==> flow/design.v <==
`timescale 1ns/10ps
module  CONV(
	input	wire				clk,
	input	wire				reset,
	output reg 				busy,	
	input	wire				ready,	
	output reg [11:0]	iaddr,
	input	wire [19:0] idata, 		 
	output reg	 			cwr,
	output reg [11:0]	caddr_wr,
	output reg [19:0]	cdata_wr,  
	output reg	 			crd,
	output reg [11:0]	caddr_rd, 
	input	wire [19:0]	cdata_rd,  
	output reg [2:0] 	csel	 
);
	localparam [19:0] KERNEL_0_0 = 20'h0A89E;
	localparam [19:0] KERNEL_0_1 = 20'h092D5;
	localparam [19:0] KERNEL_0_2 = 20'h06D43;
	localparam [19:0] KERNEL_0_3 = 20'h01004;
	localparam [19:0] KERNEL_0_4 = 20'hF8F71;
	localparam [19:0] KERNEL_0_5 = 20'hF6E54;
	localparam [19:0] KERNEL_0_6 = 20'hFA6D7;
	localparam [19:0] KERNEL_0_7 = 20'hFC834;
	localparam [19:0] KERNEL_0_8 = 20'hFAC19;
	localparam [19:0] KERNEL_1_0 = 20'hFDB55;
	localparam [19:0] KERNEL_1_1 = 20'h02992;
	localparam [19:0] KERNEL_1_2 = 20'hFC994;
	localparam [19:0] KERNEL_1_3 = 20'h050FD;
	localparam [19:0] KERNEL_1_4 = 20'h02F20;
	localparam [19:0] KERNEL_1_5 = 20'h0202D;
	localparam [19:0] KERNEL_1_6 = 20'h03BD7;
	localparam [19:0] KERNEL_1_7 = 20'hFD369;
	localparam [19:0] KERNEL_1_8 = 20'h05E68;
	parameter [19:0] BIAS_0 = 20'h01310;
	parameter [19:0] BIAS_1 = 20'hF7295;
	reg [20:0] 	ma;
	reg [19:0]	mb;
	reg  				me;
	wire [40:0] mo;
	wire 				mv;
	multi_div
	#(
	  .SIZE_A(21),
	  .SIZE_B(20),
	  .SIGNED(1),
	  .STEP_SIZE(1) 
	) multi_u1(
	  .clk(clk),.reset(reset),
	  .en(me),
	  .select(1'b0),
	  .a(ma),
	  .b(mb),
	  .P(mo),
	  .div_zero(),
	  .Valid(mv),
	  .Busy()
	);
	parameter LAYER_0 	= 0,
						LAYER_1_2 = 1,
						IDLE 			= 2;
	reg [1:0] 				state;
	reg 							IMG_S;
	reg [5:0] 				state_x,state_y;
	reg [3:0] 				state_step;
	reg [1:0] 				state_dx,state_dy;  
	reg signed [43:0] write_reg;
	always@(*)begin
		busy <= state==IDLE ? 0:1;
	end
	always @(posedge clk or posedge reset) begin
		if(reset)begin
			state <= IDLE;
			cwr <= 0;
			iaddr <= 0;
			csel <= 0;
			crd <= 0;
			caddr_rd <= 0;
			IMG_S <= 0;
			me<= 0;
			write_reg <= 0;
			state_step <= 0;
			{state_y,state_x} 	<= 0;
			{state_dx,state_dy} <= 0;
		end else begin
			case(state)
				LAYER_0:begin	
					case(state_step)
						0:begin
							if( $signed(state_x+state_dx-1) < 0 || $signed(state_x+state_dx-1) > 63 
								|| $signed(state_y+state_dy-1) < 0 || $signed(state_y+state_dy-1) > 63)begin
								iaddr <= 0;	
								state_step <= 3;
							end else begin
								iaddr[11:6] 	<= state_y + state_dy - 1;
								iaddr[5:0] 	<= state_x + state_dx - 1;
								state_step <= state_step + 1;
							end
						end
						1:begin
							me <= 1;
							ma <= idata;
							if(IMG_S==0)begin
								case({state_dy,state_dx})
									{2'd0,2'd0}: mb <= KERNEL_0_0;
									{2'd0,2'd1}: mb <= KERNEL_0_1;
									{2'd0,2'd2}: mb <= KERNEL_0_2;
									{2'd1,2'd0}: mb <= KERNEL_0_3;
									{2'd1,2'd1}: mb <= KERNEL_0_4;
									{2'd1,2'd2}: mb <= KERNEL_0_5;
									{2'd2,2'd0}: mb <= KERNEL_0_6;
									{2'd2,2'd1}: mb <= KERNEL_0_7;
									{2'd2,2'd2}: mb <= KERNEL_0_8;
									default mb <= 0;
								endcase
							end
							else begin
								case({state_dy,state_dx})
									{2'd0,2'd0}: mb <= KERNEL_1_0;
									{2'd0,2'd1}: mb <= KERNEL_1_1;
									{2'd0,2'd2}: mb <= KERNEL_1_2;
									{2'd1,2'd0}: mb <= KERNEL_1_3;
									{2'd1,2'd1}: mb <= KERNEL_1_4;
									{2'd1,2'd2}: mb <= KERNEL_1_5;
									{2'd2,2'd0}: mb <= KERNEL_1_6;
									{2'd2,2'd1}: mb <= KERNEL_1_7;
									{2'd2,2'd2}: mb <= KERNEL_1_8;
									default mb <= 0;
								endcase
							end
							state_step <= state_step + 1;
						end
						2:begin
							me <= 0;
							if(mv)begin  
								write_reg <= $signed(write_reg) + $signed(mo); 
								state_step <= state_step + 1;
							end
							else state_step <= state_step;
						end
						3:begin
							if(state_dy == 2 && state_dx == 2)begin
								{state_dx,state_dy} <= 0;
								state_step <= state_step + 1;
								if(IMG_S) write_reg <= $signed(write_reg) + ($signed(BIAS_1)<<16);
								else write_reg <= $signed(write_reg) + ($signed(BIAS_0)<<16);
							end else if(state_dx == 2)begin
								state_dx <= 0;
								state_dy <= state_dy + 1;
								state_step <= 0;
							end else begin
								state_dx <= state_dx + 1;
								state_step <= 0;
							end
						end
						4:begin
								cwr <= 1;
								csel <= IMG_S ? 2:1;
								state_step <= state_step + 1;
								caddr_wr <= {state_y,state_x};
								cdata_wr <= (write_reg < 0) ? 0 :  ((write_reg>>16)+write_reg[15]) ;  
						end
						5:begin
							cwr <= 0;
							if(state_y == 63 && state_x == 63)begin
								if(IMG_S)begin
									state <= LAYER_1_2;
									IMG_S <= 0;
								end else begin
									IMG_S <= 1;
								end 	
								state_x <= 0;
								state_y <= 0;
							end 
							else if(state_x == 63)begin
								state_x <= 0;
								state_y <= state_y + 1; 
							end 
							else begin
								state_x <= state_x + 1;
							end
							state_dx <= 0;
							state_dy <= 0;
							state_step <= 0;
							write_reg <= 0;
						end
					endcase
				end 
				LAYER_1_2:begin
					case(state_step)
						0:begin
							csel <= IMG_S ? 2 : 1;
							cwr <= 0;
							crd <= 1;
							caddr_rd[11-:5] <= state_y; 
							caddr_rd[5-:5]  <= state_x; 
							caddr_rd[6] <= 0;
							caddr_rd[0] <= 0;
							state_step <= state_step + 1;
						end
						1:begin
							caddr_rd[6] <= 0;
							caddr_rd[0] <= 1;
							write_reg <= 	cdata_rd;			
							state_step <= state_step + 1;
						end
						2:begin
							caddr_rd[6] <= 1;
							caddr_rd[0] <= 0;
							write_reg <= (write_reg > cdata_rd) ? write_reg : cdata_rd;			
							state_step <= state_step + 1;
						end
						3:begin
							caddr_rd[6] <= 1;
							caddr_rd[0] <= 1;
							write_reg <= (write_reg > cdata_rd) ? write_reg : cdata_rd;			
							state_step <= state_step + 1;
						end
						4:begin
							crd <= 0;
							cwr <= 1;
							csel <= IMG_S ? 4 : 3;
							caddr_wr <= {2'b00,state_y[4:0],state_x[4:0]};
							cdata_wr <= (write_reg > cdata_rd) ? write_reg : cdata_rd;			
							state_step <= state_step + 1;
						end
						5:begin
							csel <= 5;
							if(IMG_S) caddr_wr <= {1'b0,state_y[4:0],state_x[4:0],1'b1};
							else caddr_wr <= {1'b0,state_y[4:0],state_x[4:0],1'b0};
							state_step <= state_step + 1;
						end
						6:begin
							cwr <= 0;
							if(state_y==31 && state_x==31)begin
								if(IMG_S)begin
									state <= IDLE;
									IMG_S <= 0;
								end else begin
									IMG_S <= 1;
								end
								state_x <= 0;
								state_y <= 0;
							end
							else if(state_x == 31)begin
								state_y <= state_y + 1;
								state_x <= 0;
							end else begin
								state_x <= state_x + 1;
							end
							state_step <= 0;
						end
					endcase
				end
				IDLE:begin
					if(ready)begin
						state <= LAYER_0;
					end
					cwr <= 0;
					IMG_S <= 0;
					me <= 0;
					write_reg <= 0;
					state_step <= 0;
					{state_y,state_x} 	<= 0;
					{state_dx,state_dy} <= 0;
				end
			endcase
		end
	end
endmodule
module multi_div
#(
  parameter SIZE_A = 128,
  parameter SIZE_B = 64,
  parameter SIGNED = 0,
  parameter STEP_SIZE = 1 
)(
  input wire clk,reset,
  input wire en,
  input wire select,
  input wire [SIZE_A-1:0] a,
  input wire [SIZE_B-1:0] b,
  output reg [SIZE_A+SIZE_B-1:0] P,
  output reg div_zero,
  output reg Valid,
  output reg Busy
);
  parameter READ_IN       = 0,
            CALCULATE     = 1,
            PREPARE_DATA  = 2,
            DATA_OUT      = 3;
  reg [1:0] state;
  reg [9:0] state_counter;
  reg neg_signed;
  reg [SIZE_A-1:0] data_b;
  reg [SIZE_A+SIZE_B:0] r;   
  always@(*)begin
    Valid <= (state == DATA_OUT) ? 1'b1:1'b0;
    Busy  <= (state == CALCULATE || state == PREPARE_DATA) ? 1'b1:1'b0;
  end
  always@(posedge clk or posedge reset)begin
    if(reset)begin
      state <= READ_IN;
      state_counter <= 0;
    end else begin
      case(state)
        READ_IN   :begin
          if(en)begin
            if(select && b==0)begin
              state <= DATA_OUT;
              div_zero <= 1;
            end else begin
              state <= CALCULATE;
              div_zero <= 0;
            end 
            state_counter <= 0;
          end  
        end
        CALCULATE :begin
          if(state_counter == (SIZE_A/STEP_SIZE)-1)begin
            state <= PREPARE_DATA;
            state_counter <= 0;
          end
          else begin
            state_counter <= state_counter + 1;
          end
        end
        PREPARE_DATA:begin
          state <= DATA_OUT;
          state_counter <= 0;
        end
        DATA_OUT  :begin
          state <= READ_IN;
          state_counter <= 0;
        end
        default begin
          state <= READ_IN;
          state_counter <= 0;
        end
      endcase
    end
  end
  reg [SIZE_A-1:0] na;
  reg [SIZE_B-1:0] nb;
  reg in_select;
  integer i;
  always@(posedge clk or posedge reset)begin
    if(reset)begin
      r = 0;
      data_b = 0;
			P = 0;
      neg_signed = 0;
    end else begin
      case(state)
        READ_IN   :begin
          if(en)begin
            if(SIGNED)begin
              neg_signed = a[SIZE_A-1] ^ b[SIZE_B-1];
              na = a[SIZE_A-1] ? -a:a;
              nb = b[SIZE_B-1] ? -b:b;
            end
            else begin
              na = a;
              nb = b;
            end
            r = {na,1'b0,{SIZE_B{1'b0}}};
            data_b = nb;
            in_select = select;
          end  
        end
        CALCULATE :begin
          for(i=0;i<STEP_SIZE;i=i+1)begin 
          	r = r[SIZE_A+SIZE_B] ? ((r<<1)+data_b) : (r<<1);
          end
        end
        PREPARE_DATA:begin
          P = r[SIZE_A+SIZE_B-1:0];
          if(neg_signed)begin
            P = -P;
          end
        end
      endcase
    end
  end
endmodule
Tool chain data of CONV --
The steps from the RTL of CONV to its reports follow in flow order. Line numbers count from 1 in the design file above. Operators carry their Yosys type and port widths (W data, S select, Z words). Cell names lack the library's common part. Not given: n/a
Inputs: top CONV, clock clk, library sky130hd, library corner tt_025C_1v80

Word-level counts --
Source: Yosys, flattened and elaborated, memories not mapped. Widths are those after wreduce. Registers that Yosys merges into a memory's read port (data or address) are not register bits. Print and check cells do not count. Memory sizes are those after Yosys's memory passes, which may raise the word count (mostly to a power of two), join words into wider ones and drop unused or constant bits.
Storage and ports: bits in registers 285, latch bits 0, RAM bits 0, memory bits (read-only) 640, clocked read ports x word width 0, memory cells 2, bits of input ports 43
Cells by class: $add $sub $neg 17, $mul 0, divide/modulo/power cells 0, magnitude comparators 6, eq/ne operators 45, shift-type cells 0, mux-type cells 86, bitwise operators 1, reductions and logical operators 50
Memory list:
- (no name shown) | words 16, bits a word 20, read ports 1, write ports 0, line 104 | case({state_dy,state_dx})
- (no name shown) | words 16, bits a word 20, read ports 1, write ports 0, line 118 | case({state_dy,state_dx})
Operators with widths (number):
- $pmux W44 S3 | 2
- $mux W44 | 4
- $mux W20 | 5
- $pmux W44 S2 | 1
- $pmux W42 S2 | 1
- $mux W6 | 14
- $mux W42 | 2
- $lt A32 B1 Y1 const B | 2
- $gt A32 B7 Y1 const B | 2
- $pmux W12 S2 | 2
- $lt A44 B1 Y1 const B | 1
- $gt A44 B20 Y1 | 1
- $add A44 B30 Y44 const B | 1
- $add A44 B33 Y44 const B | 1
- $add A44 B41 Y44 | 1
- $add A42 B20 Y42 | 1
- $neg A41 Y41 | 1
- $mux W41 | 1
- $pmux W20 S2 | 1
- $pmux W6 S3 | 2
- $pmux W10 S3 | 1
- $mux W2 | 14
- $ne A3 B3 Y1 const B | 9
- $ne A2 B2 Y1 const B | 10
- $reduce_and A2 Y1 | 10
- $add A20 B1 Y20 | 1
- $neg A20 Y20 | 1
- $pmux W4 S5 | 1
Other operator kinds: 49; their cells: 112.

Logic depth --
Depth = most cells in a row (Yosys ltp): at word level without a register or memory, in the mapped netlist without a sequential cell, where the memories' decode and read muxes count.
Logic depth: word-level depth 9, ABC_AREA 1, mapped depth 17, depth with buffers taken out 17

Netlist --
The flow's flattened synthesis, as Yosys stat reports it; memories are mapped. The netlist is that of the ABC_AREA named above (0 if unset); the other value can give another one.
Cell types:
- dfrtp_1 | number 214, total area 5.36E+03 um^2
- nand2_1 | number 1121, total area 4.21E+03 um^2
- edfxtp_1 | number 69, total area 2.07E+03 um^2
- inv_1 | number 463, total area 1.74E+03 um^2
- nand3_1 | number 341, total area 1.71E+03 um^2
- ha_1 | number 126, total area 1.58E+03 um^2
- nor2_1 | number 390, total area 1.46E+03 um^2
- o21ai_0 | number 225, total area 1126.08 um^2
- a21oi_1 | number 156, total area 780.749 um^2
- xor2_1 | number 65, total area 569.296 um^2
- nand4_1 | number 63, total area 394.128 um^2
- nor3_1 | number 61, total area 305.293 um^2
- clkbuf_1 | number 61, total area 228.97 um^2
- a31oi_1 | number 25, total area 156.4 um^2
- buf_2 | number 28, total area 140.134 um^2
- o21bai_1 | number 13, total area 97.594 um^2
- fa_1 | number 4, total area 80.077 um^2
- nand3b_1 | number 10, total area 75.072 um^2
Not listed: further types 40, cells in them 157.
Synthesis totals: mapped cells 3592, mapped area 23241.0 um^2, sequential area 7479.7 um^2, flip-flop cells 285, buffer cells 103

Worst setup path after synthesis --
Source: OpenSTA report_checks on the synthesized netlist (no wires, ideal clock, input and output delay 20% of the period each), path of least setup slack; recovery checks are left aside. Register names are those of the netlist, which keeps one name where synthesis merged equal registers.
Path after synthesis: kind in2reg, start point input port reset, end point register caddr_wr[0], period 10000 ps, external input delay 2000 ps, library setup time 401 ps, launch time at the first pin 2000 ps, arrival 8402 ps, data required time 9599 ps, slack 1197 ps, delay of the path 6803 ps, stages on the path 3, buffers on the path 0, period reached after synthesis 8803 ps
"delay of the path" is the arrival time less input delay plus setup time. "stages on the path": output pins that drive a net of the path, with the launching flip-flop's if there is one; two outputs of one cell count as two. "period reached after synthesis" = period - worst setup slack (recovery checks aside). The figure is calculated, with input and output delays left at 20% of the set period. Between the ends stands the longest chain of elaborated cells between them, by number of cells; it is not shown to be the way that was timed. Of several equally long chains one is given. Each line given opens the expression or statement behind the cell; cells for indexed reads and writes are added by Yosys, which also makes memories of some case tables. At most two assigning lines are given for a register; there are more.
Between the ends, after synthesis: cells stage by stage inv_1 -> o21ai_0 -> a211oi_1, cells in the longest elaborated chain 2, elaborated cells between the ends (all ways) 2, source lines of those cells 0
RTL lines, path after synthesis:
- from (decl) | line 4 | input wire reset,
- $not A1 Y1
- $reduce_and A4 Y1
- to (assign) | line 160 | caddr_wr <= {state_y,state_x};
- to (assign) | line 223 | caddr_wr <= {2'b00,state_y[4:0],state_x[4:0]};
- to (decl) | line 10 | output reg [11:0] caddr_wr,

Worst path after layout --
From the final timing report of record 1: the path of least setup slack in the routed layout; clock arrival at registers is part of the times. The path's times are printed in steps of 10 ps; the period is the one set.
Path post-layout: kind in2reg, start point input port cdata_rd[7], end point register cdata_wr[17], period 4900 ps, external input delay 980 ps, library setup time 370 ps, launch time at the first pin 980 ps, arrival 3610 ps, data required time 5060 ps, slack 1450 ps, stages on the path 13, buffers on the path 2
Between the ends stands the longest chain of elaborated cells between them, by number of cells; it is not shown to be the way that was timed. Of several equally long chains one is given.
Between the ends, post-layout: cells stage by stage clkdlybuf4s50_1 -> inv_1 -> ha_1 -> nand2_1 -> inv_1 -> nand3_1 -> nor3_1 -> nand3_1 -> nand2_1 -> buf_2 -> nand2_1 -> nand3_1 -> o21ai_0, cells in the longest elaborated chain 4, elaborated cells between the ends (all ways) 4
RTL lines, path post-layout:
- from (decl) | line 14 | input wire [19:0] cdata_rd,
- $gt A44 B20 Y1 | line 224 | cdata_wr <= (write_reg > cdata_rd) ? write_reg : cdata_rd;
- $mux W44 | line 224
- $mux W20 | line 190 | case(state_step)
- $pmux W20 S2 | line 86 | case(state)
- to (assign) | line 161 | cdata_wr <= (write_reg < 0) ? 0 : ((write_reg>>16)+write_reg[15]) ;
- to (assign) | line 224
- to (decl) | line 11 | output reg [19:0] cdata_wr,

Subject: flow runs of CONV

Hi,

Module CONV, platform sky130hd: 3 stored runs of the flow (Yosys, OpenROAD) with differing settings, in no particular order. Input and output delays are each 20% of the period that was set; the output load is 0.01 pF.
"achieved clock period" means the clock period less the worst setup slack. The figure is calculated, with input and output delays left at 20% of the set period.
"worst setup path time": the worst setup path's part of the clock period (all of it between registers, 20% less for each end at a port) less its slack. A launch clock that arrives late makes it longer, a capture clock that arrives late makes it shorter.
By "total power after layout" is meant OpenSTA's value without simulated activity: inputs other than the clock are taken to toggle once in ten clock periods, and the tool carries that through the logic.
"worst setup path time" is given in steps of 10 ps.

[record 1] flow files
==> flow/run.sh <==
#!/bin/bash
# the make line also repeats the synthesis and layout settings of config.mk as NAME=value (left out here)
make -C /OpenROAD-flow-scripts/flow DESIGN_CONFIG=/design/flow/config.mk WORK_HOME=/design/flow/orfs CLKGATE_MAP_FILE= finish
==> flow/config.mk <==
export PLATFORM = sky130hd
export DESIGN_NAME = CONV
export DESIGN_NICKNAME = CONV
export VERILOG_FILES = /design/flow/design.v
export SDC_FILE = /design/flow/constraint.sdc
export NUM_CORES = 4
export LEC_CHECK = 0
export ABC_AREA = 1
export CAP_MARGIN = 20
export CELL_PAD_IN_SITES_GLOBAL_PLACEMENT = 1
export CORE_ASPECT_RATIO = 0.81
export CORE_MARGIN = 2
export CORE_UTILIZATION = 42
export GPL_TIMING_DRIVEN = 0
export MAX_ROUTING_LAYER = met5
export PLACE_DENSITY_LB_ADDON = 0.21
export SETUP_SLACK_MARGIN = 1.25
export SLEW_MARGIN = 10
export TNS_END_PERCENT = 30
==> flow/constraint.sdc <==
create_clock -name core_clock -period 4.9 [get_ports {clk}]
set_input_delay 0.9800 -clock core_clock [delete_from_list [all_inputs] [get_ports {clk}]]
set_output_delay 0.9800 -clock core_clock [all_outputs]
set_load 0.01 [all_outputs]

[record 1] result: worst slack on setup checks 1450 ps; area of the synthesized netlist 23241.0 um^2; worst hold slack 487 ps; setup total negative slack 0 ps; total power after layout 11335 µW; worst setup path time 2470 ps; class of the worst setup path in2reg; die size 57243.0 um^2; standard-cell area after layout 26469.1 um^2; utilization 0.485; achieved clock period 3450 ps

[record 2] flow files
==> flow/run.sh <==
#!/bin/bash
# the make line also repeats the synthesis and layout settings of config.mk as NAME=value (left out here)
make -C /OpenROAD-flow-scripts/flow DESIGN_CONFIG=/design/flow/config.mk WORK_HOME=/design/flow/orfs CLKGATE_MAP_FILE= finish
==> flow/config.mk <==
export PLATFORM = sky130hd
export DESIGN_NAME = CONV
export DESIGN_NICKNAME = CONV
export VERILOG_FILES = /design/flow/design.v
export SDC_FILE = /design/flow/constraint.sdc
export NUM_CORES = 4
export LEC_CHECK = 0
export CAP_MARGIN = 20
export CORE_MARGIN = 2
export CORE_UTILIZATION = 40
export SETUP_SLACK_MARGIN = 0.56
export SLEW_MARGIN = 20
==> flow/constraint.sdc <==
create_clock -name core_clock -period 5.77 [get_ports {clk}]
set_input_delay 1.1540 -clock core_clock [delete_from_list [all_inputs] [get_ports {clk}]]
set_output_delay 1.1540 -clock core_clock [all_outputs]
set_load 0.01 [all_outputs]

[record 2] result: standard-cell area after layout 22709.3 um^2; worst slack on setup checks 1559 ps; total power after layout 8134 µW; achieved clock period 4211 ps; setup total negative slack 0 ps; die size 51529.0 um^2; utilization 0.463; area of the synthesized netlist 19891.6 um^2; worst hold slack 478 ps; worst setup path time 4210 ps; class of the worst setup path reg2reg

[record 3] flow files
==> flow/run.sh <==
#!/bin/bash
# the make line also repeats the synthesis and layout settings of config.mk as NAME=value (left out here)
make -C /OpenROAD-flow-scripts/flow DESIGN_CONFIG=/design/flow/config.mk WORK_HOME=/design/flow/orfs CLKGATE_MAP_FILE= finish
==> flow/config.mk <==
export PLATFORM = sky130hd
export DESIGN_NAME = CONV
export DESIGN_NICKNAME = CONV
export VERILOG_FILES = /design/flow/design.v
export SDC_FILE = /design/flow/constraint.sdc
export NUM_CORES = 4
export LEC_CHECK = 0
export CAP_MARGIN = 20
export CORE_MARGIN = 2
export CORE_UTILIZATION = 40
export SLEW_MARGIN = 20
==> flow/constraint.sdc <==
create_clock -name core_clock -period 4.93 [get_ports {clk}]
set_input_delay 0.9860 -clock core_clock [delete_from_list [all_inputs] [get_ports {clk}]]
set_output_delay 0.9860 -clock core_clock [all_outputs]
set_load 0.01 [all_outputs]

[record 3] result: worst setup path time 2820 ps; class of the worst setup path in2reg; utilization 0.462; die size 51529.0 um^2; achieved clock period 3806 ps; area of the synthesized netlist 19891.6 um^2; setup total negative slack 0 ps; worst slack on setup checks 1124 ps; worst hold slack 486 ps; total power after layout 9425 µW; standard-cell area after layout 22644.2 um^2

Regards
